==> flow/design.v <==
`timescale 1ns / 1ps 
`timescale 1ns / 1ps
 `timescale 1ns / 1ps 
module muldiv#(parameter XLEN = 32)
(
    input                   clk_i,
    input                   rst_i,
    input  [XLEN-1 : 0]     a_i,
    input  [XLEN-1 : 0]     b_i,
    input                   req_i,
    input  [ 2 : 0]         operation_sel_i,
    output reg [XLEN-1 : 0] muldiv_result_o,
    output reg              ready_o
);
function [XLEN-1 : 0] abs;
    input [XLEN-1 : 0] num;
    abs = num[XLEN-1] ? -num : num;
endfunction
wire operation_mul, operation_mulh, operation_mulhsu, operation_mulhu,
     operation_div, operation_divu, operation_rem, operation_remu;
assign operation_mul = (operation_sel_i == 3'b000);
assign operation_mulh = (operation_sel_i == 3'b001);
assign operation_mulhsu = (operation_sel_i == 3'b010);
assign operation_mulhu = (operation_sel_i == 3'b011);
assign operation_div = (operation_sel_i == 3'b100);
assign operation_divu = (operation_sel_i == 3'b101);
assign operation_rem = (operation_sel_i == 3'b110);
assign operation_remu = (operation_sel_i == 3'b111);
wire is_divider, is_a_zero, is_b_zero,
     is_a_neg, is_b_neg, signed_adjust, mul_overflow;
assign is_divider = operation_sel_i[2];
assign is_a_zero = (a_i == 32'b0);
assign is_b_zero = (b_i == 32'b0);
assign is_a_neg  = a_i[31] & (operation_mulh | operation_mulhsu | operation_div | operation_rem);
assign is_b_neg  = b_i[31] & (operation_mulh | operation_div | operation_rem);
assign signed_adjust = is_a_neg ^ is_b_neg;
assign mul_overflow   = (is_a_neg & (a_i[30: 0] == 31'b0));
wire [XLEN-1 : 0] op_a, op_b;
assign op_a = ( | is_a_neg)? abs(a_i) : a_i;
assign op_b = ( | is_b_neg)? abs(b_i) : b_i;
wire              is_calc_done;
reg  [XLEN-1 : 0] reg32;
reg  [XLEN*2 : 0] result;        
reg  [ 5 : 0]     cnt;
reg  [XLEN-1 : 0]   op_a_r, op_b_r;
reg  [XLEN*2-1 : 0] fast_result, mul0, mul1;
reg  [ 1 : 0]       fast_mul_counter;
assign is_calc_done = !(operation_mul | operation_mulh | operation_mulhsu |
                        operation_mulhu)? ~|cnt : & fast_mul_counter;
wire [XLEN-1 : 0] mull, mulh, quotient, remainder;
assign mull = result[31 : 0];
assign mulh = result[63 : 32];
assign quotient = result[31 : 0];
assign remainder = result[64 : 33];
localparam S_IDLE        = 3'b000,
           S_CALC        = 3'b001,
           S_SIGN_ADJUST = 3'b010,
           S_DONE        = 3'b011,
           S_STALL       = 3'b100;
reg [2 : 0] S, S_nxt;
always @(posedge clk_i)
begin
    if (rst_i)
        S <= S_IDLE;
    else
        S <= S_nxt;
end
always @(*)
begin
    case (S)
        S_IDLE:
            S_nxt = (req_i)? (is_a_zero | is_b_zero)? S_DONE : S_CALC : S_IDLE;
        S_CALC:
            S_nxt = (is_calc_done)? S_SIGN_ADJUST : S_CALC;
        S_SIGN_ADJUST:
            S_nxt = S_DONE;
        S_DONE:
            S_nxt = S_IDLE;
        default:
            S_nxt = S_IDLE;
    endcase
end
wire mul_add = result[0];
wire div_sub = (result[63: 32] >= reg32);
wire [32 : 0] adder_opa, adder_opb;
assign adder_opa = is_divider ? -reg32 : reg32;
assign adder_opb = result[63: 32];
wire [32 : 0] adder_tmp = adder_opa + adder_opb;
wire [64 : 0] result_tmp = {adder_tmp, result[31: 0]};
always @(posedge clk_i)
begin
    if (rst_i || ((S == S_IDLE) & req_i)) begin
        fast_result <= 32'b0;
        fast_mul_counter <= 2'b0; 
    end
    else begin
        op_a_r <= op_a;
        op_b_r <= op_b;
        mul0 <= op_a_r * op_b_r;
        mul1 <= mul0;
        fast_result <= mul1;
        fast_mul_counter <= (& fast_mul_counter)? fast_mul_counter : fast_mul_counter + 1;
    end
end
always @(posedge clk_i)
begin
    if ( (S == S_IDLE) & req_i)
    begin
        if (is_divider)
        begin                        
            if (is_b_zero)
            begin                    
                result[64: 33] <= a_i;
                result[32]  <= 1'b0;
                result[31: 0] <= {32{1'b1}};
            end
            else
            begin
                cnt <= 'd32;
                reg32 <= op_b;
                result <= {1'b0, 32'b0, op_a};   
            end
        end
        else
        begin                        
            if (is_a_zero | is_b_zero)
            begin
                result <= 65'b0;
            end
            else
            begin
                cnt <= 'd31;
                reg32 <= op_a;
                result <= {1'b0, 32'b0, op_b};   
            end
        end
    end
    else if (S == S_CALC)
    begin
        cnt <= cnt - 'd1;
        if (is_divider)
        begin
            result <= (div_sub)? {result_tmp[63 : 0], 1'b1} : {result[63 : 0], 1'b0};
        end
        else
        begin
            result <= (mul_add)? {1'b0, result_tmp[64 : 1]} : {1'b0, result[64 : 1]};
        end
    end
    else if (S == S_SIGN_ADJUST)
    begin
        if (is_divider)
        begin
            result[64: 33] <= (is_a_neg)? -remainder : remainder;
            result[31: 0] <= (signed_adjust)? -quotient : quotient;
        end
        else
        begin
            result <= (operation_mulh | operation_mulhu)? (signed_adjust)? -fast_result : fast_result
                    : (operation_mulhsu)? (is_a_neg)? -fast_result : fast_result : fast_result;
        end
    end
end
always @(posedge clk_i)
begin
    if (S == S_DONE || S == S_STALL)
        ready_o <= 1;
    else
        ready_o <= 0;
end
always @(posedge clk_i)
begin
    if (S == S_DONE)
        muldiv_result_o <= ( {32{operation_mul}} & mull)
                      | ( {32{operation_mulh | operation_mulhsu | operation_mulhu}} & mulh)
                      | ( {32{operation_div | operation_divu}} & quotient)
                      | ( {32{operation_rem | operation_remu}} & remainder)
                      ;
    else
        muldiv_result_o <= muldiv_result_o;
end
endmodule
* From RTL to reports: muldiv *
Tool output for the design above, in the order of the flow.
Lines are those of the file above, counted from 1.
The mark - stands for no value.

design
  design top = muldiv
  clock port = clk_i
  standard-cell library = sky130hd
  corner = tt_025C_1v80

* After elaboration *
Counts by Yosys on the flattened word-level netlist (proc, flatten, opt, wreduce; memories kept). Register bits leave out memories and registers merged into their read ports (data or address). Print and check cells are left out. Cells with the same type and inputs are merged into one.

cells by class
  add/subtract/negate cells = 9
  multipliers = 1
  $lt $le $gt $ge = 1
  equality and inequality tests = 18
  multiplexer cells = 46
  bitwise gates (word level) = 24
  reductions and logical operators = 17

operator list
  operator                                                                number
  32-bit by 32-bit multiplier with 64-bit output                          1
  32-bit two-way mux                                                      24
  65-bit two-way mux                                                      5
  32-bit AND                                                              4
  32-bit negator                                                          4
  32-bit OR                                                               3
  64-bit negator with 65-bit output                                       1
  32-bit logical NOT                                                      2
  64-bit two-way mux                                                      1
  32-bit negator with 33-bit output                                       1
  33-bit by 32-bit adder with 33-bit output                               1
  33-bit two-way mux                                                      1
  32-bit >= comparator                                                    1
  6-bit two-way mux                                                       5
  3-bit equality test (second input constant)                             5
  1-bit OR                                                                13
  3-bit by 2-bit equality test with 1-bit output (second input constant)  4
  2-bit AND reduction                                                     4
  4-bit by 1-bit != test with 1-bit output (second input constant)        2
  3-bit by 1-bit equality test with 1-bit output (second input constant)  2
  3-bit != test (second input constant)                                   2
  3-bit logical NOT                                                       2
  3-bit AND reduction                                                     2
  6-bit by 1-bit subtractor with 6-bit output (second input constant)     1
  6-bit OR reduction                                                      1
  2-bit parallel mux with 3-bit select                                    1
  2-bit two-way mux                                                       3
  1-bit two-way mux                                                       6

Other operator kinds: 9; their cells: 14.

storage and ports
  register bits after elaboration = 397
  elaborated cells = 130

* Logic depth *
Longest topological path by Yosys (ltp), each cell counted once; first at word level (registers and memories cut), then after technology mapping (sequential cells cut; the memories' decode and read muxes count).

depth
  depth in word-level cells = 12
  ABC_AREA = 0
  mapped depth = 30

* Netlist *
Yosys stat after the flow's synthesis: flattened, memories mapped to cells. It holds for the ABC_AREA given above (unset counts as 0); a run with the other value may have another netlist.

cells by type
  cell type                  number  area in all (sq um)
  sky130_fd_sc_hd__fa_1      897     1.8E+04
  sky130_fd_sc_hd__edfxtp_1  326     9.79E+03
  sky130_fd_sc_hd__ha_1      336     4.2E+03
  sky130_fd_sc_hd__and2_1    648     4.05E+03
  sky130_fd_sc_hd__inv_1     960     3.6E+03
  sky130_fd_sc_hd__nand2_1   680     2.55E+03
  sky130_fd_sc_hd__xnor2_1   175     1532.72
  sky130_fd_sc_hd__dfxtp_1   72      1.44E+03
  sky130_fd_sc_hd__a21oi_1   257     1.29E+03
  sky130_fd_sc_hd__clkbuf_1  337     1.26E+03
  sky130_fd_sc_hd__xor2_1    116     1.02E+03
  sky130_fd_sc_hd__o21ai_0   187     935.898
  sky130_fd_sc_hd__nor2_1    238     893.357
  sky130_fd_sc_hd__mux2i_1   71      710.682
  sky130_fd_sc_hd__a21o_1    59      442.925
  sky130_fd_sc_hd__nor3_1    63      315.302
  sky130_fd_sc_hd__mux4_2    12      270.259
  sky130_fd_sc_hd__o31ai_1   36      270.259

Not listed: further types 63, cells in them 536.

synthesis totals
  cells in the netlist = 6006
  synthesis area = 56359.1 sq um
  area of sequential cells = 11230.8 sq um
  mapped flip-flops = 398

* Worst setup path after synthesis *
Source: OpenSTA report_checks on the synthesized netlist (no wires, ideal clock, input and output delay 20% of the period each), path of least setup slack; recovery checks are left aside. Register names are those of the netlist, which keeps one name where synthesis merged equal registers.

timing post-synthesis
  path kind = input to register
  start point = input port req_i
  end point = register mul0[0]
  clock period = 8.5 ns
  external input delay = 1.700 ns
  library setup time = 0.628 ns
  data arrival time = 7.398 ns
  setup slack = 0.473 ns
  delay of the path = 6.326 ns
  stages = 4
  path buffers = 2
  period reached after synthesis = 8.027 ns

"delay of the path" = arrival - input delay + setup time.
"stages": output pins that drive a net of the path, with the launching flip-flop's if there is one; two outputs of one cell count as two.
"period reached after synthesis" is the clock period less the worst setup slack; recovery checks do not enter. This is arithmetic on one report: input and output delays are still those of the set period (20% each).
Between the ends stands the longest chain of elaborated cells between them, by number of cells; it is not shown to be the way that was timed. Of several equally long chains one is given.
Each line given opens the expression or statement behind the cell; cells for indexed reads and writes are added by Yosys, which also makes memories of some case tables.

on the way, post-synthesis
  path through = sky130_fd_sc_hd__and2_1 -> sky130_fd_sc_hd__clkbuf_1 -> sky130_fd_sc_hd__nor2_1 -> sky130_fd_sc_hd__clkbuf_1
  cells in the longest elaborated chain = 2
  elaborated cells between the ends (all ways) = 2

RTL lines, path post-synthesis
  what              line  source
  from (decl)       10    input                   req_i,
  1-bit AND         92    if (rst_i || ((S == S_IDLE) & req_i)) begin
  1-bit logical OR  92
  to (assign)       99    mul0 <= op_a_r * op_b_r;
  to (decl)         46    reg  [XLEN*2-1 : 0] fast_result, mul0, mul1;

* Path in the finished layout *
From the final timing report of entry A: the path of least setup slack in the routed layout; clock arrival at registers is part of the times.

timing after layout
  path kind = register to register
  start point = register op_a_r[18]
  end point = register mul0[59]
  clock period = 6.3 ns
  library setup time = 0.25 ns
  data arrival time = 8.46 ns
  setup slack = -1.75 ns
  stages = 25
  path buffers = 4

Between the ends stands the longest chain of elaborated cells between them, by number of cells; it is not shown to be the way that was timed. Of several equally long chains one is given.

on the way, after layout
  path through = sky130_fd_sc_hd__edfxtp_1 -> sky130_fd_sc_hd__clkbuf_16 -> sky130_fd_sc_hd__buf_8 -> sky130_fd_sc_hd__and2_4 -> sky130_fd_sc_hd__fa_1 -> sky130_fd_sc_hd__inv_2 -> sky130_fd_sc_hd__fa_1 -> sky130_fd_sc_hd__fa_2 -> sky130_fd_sc_hd__fa_1 -> sky130_fd_sc_hd__inv_1 -> sky130_fd_sc_hd__fa_1 -> sky130_fd_sc_hd__fa_1 -> sky130_fd_sc_hd__fa_2 -> sky130_fd_sc_hd__fa_1 -> sky130_fd_sc_hd__ha_1 -> sky130_fd_sc_hd__clkbuf_8 -> sky130_fd_sc_hd__nand4_1 -> sky130_fd_sc_hd__or4_1 -> sky130_fd_sc_hd__a21o_1 -> sky130_fd_sc_hd__and2_4 -> sky130_fd_sc_hd__o21ai_4 -> sky130_fd_sc_hd__a311o_1 -> sky130_fd_sc_hd__a31oi_2 -> sky130_fd_sc_hd__buf_4 -> sky130_fd_sc_hd__xnor2_2
  cells in the longest elaborated chain = 1
  elaborated cells between the ends (all ways) = 1
  source lines of those cells = 1

RTL lines, path after layout
  what                                            line  source
  from (decl)                                     45    reg  [XLEN-1 : 0]   op_a_r, op_b_r;
  from (assign)                                   97    op_a_r <= op_a;
  32-bit by 32-bit multiplier with 64-bit output  99    mul0 <= op_a_r * op_b_r;
  to (assign)                                     99
  to (decl)                                       46    reg  [XLEN*2-1 : 0] fast_result, mul0, mul1;

Subject: muldiv on sky130hd, stored results

Hello all,

Design muldiv on sky130hd. What follows are 3 stored runs of the flow, each under its own settings; their order means nothing. The constraints put input and output delay at 20% of the set period each and load the outputs with 0.01 pF.
"clock period achieved": clock period set for the run, less the worst setup slack. It is reckoned from that one timing run; input and output delays stay at 20% of the period that was set.
"critical setup path time": the worst setup path's part of the clock period (all of it between registers, 20% less for each end at a port) less its slack. A launch clock that arrives late makes it longer, a capture clock that arrives late makes it shorter.
A setting shown as -- is not set for that run.

setting or result                     entry A               entry B               entry C
CAP_MARGIN                            0                     20                    20
CELL_PAD_IN_SITES_GLOBAL_PLACEMENT    1                     --                    --
CORE_ASPECT_RATIO                     0.57                  --                    --
CORE_UTILIZATION                      67                    56                    61
CTS_CLUSTER_SIZE                      46                    96                    96
GPL_TIMING_DRIVEN                     0                     0                     --
PLACE_DENSITY_LB_ADDON                0.11                  0.23                  --
SETUP_SLACK_MARGIN                    1.27                  --                    3.07
period_ns                             6.3                   10.8                  10.8
CORE_MARGIN                           2                     8                     8
SLEW_MARGIN                           20                    20                    20
CELL_PAD_IN_SITES_DETAIL_PLACEMENT    --                    0                     0
CTS_CLUSTER_DIAMETER                  --                    285                   --
GPL_ROUTABILITY_DRIVEN                --                    0                     0
HOLD_SLACK_MARGIN                     --                    0.06                  0.06
MAX_ROUTING_LAYER                     --                    met4                  --
synthesized cell area (sq um)         56359.1               56359.1               56359.1
clock period achieved (ns)            8.049                 10.042                7.663
post-route utilization (%)            78.0                  59.6                  67.0
area inside the die boundary (sq um)  86546.9               111049.0              102374.0
setup slack of the worst path (ns)    -1.749                0.758                 3.137
critical setup path time (ns)         8.05                  10.04                 7.66
worst setup path type                 register to register  register to register  register to register

Thanks
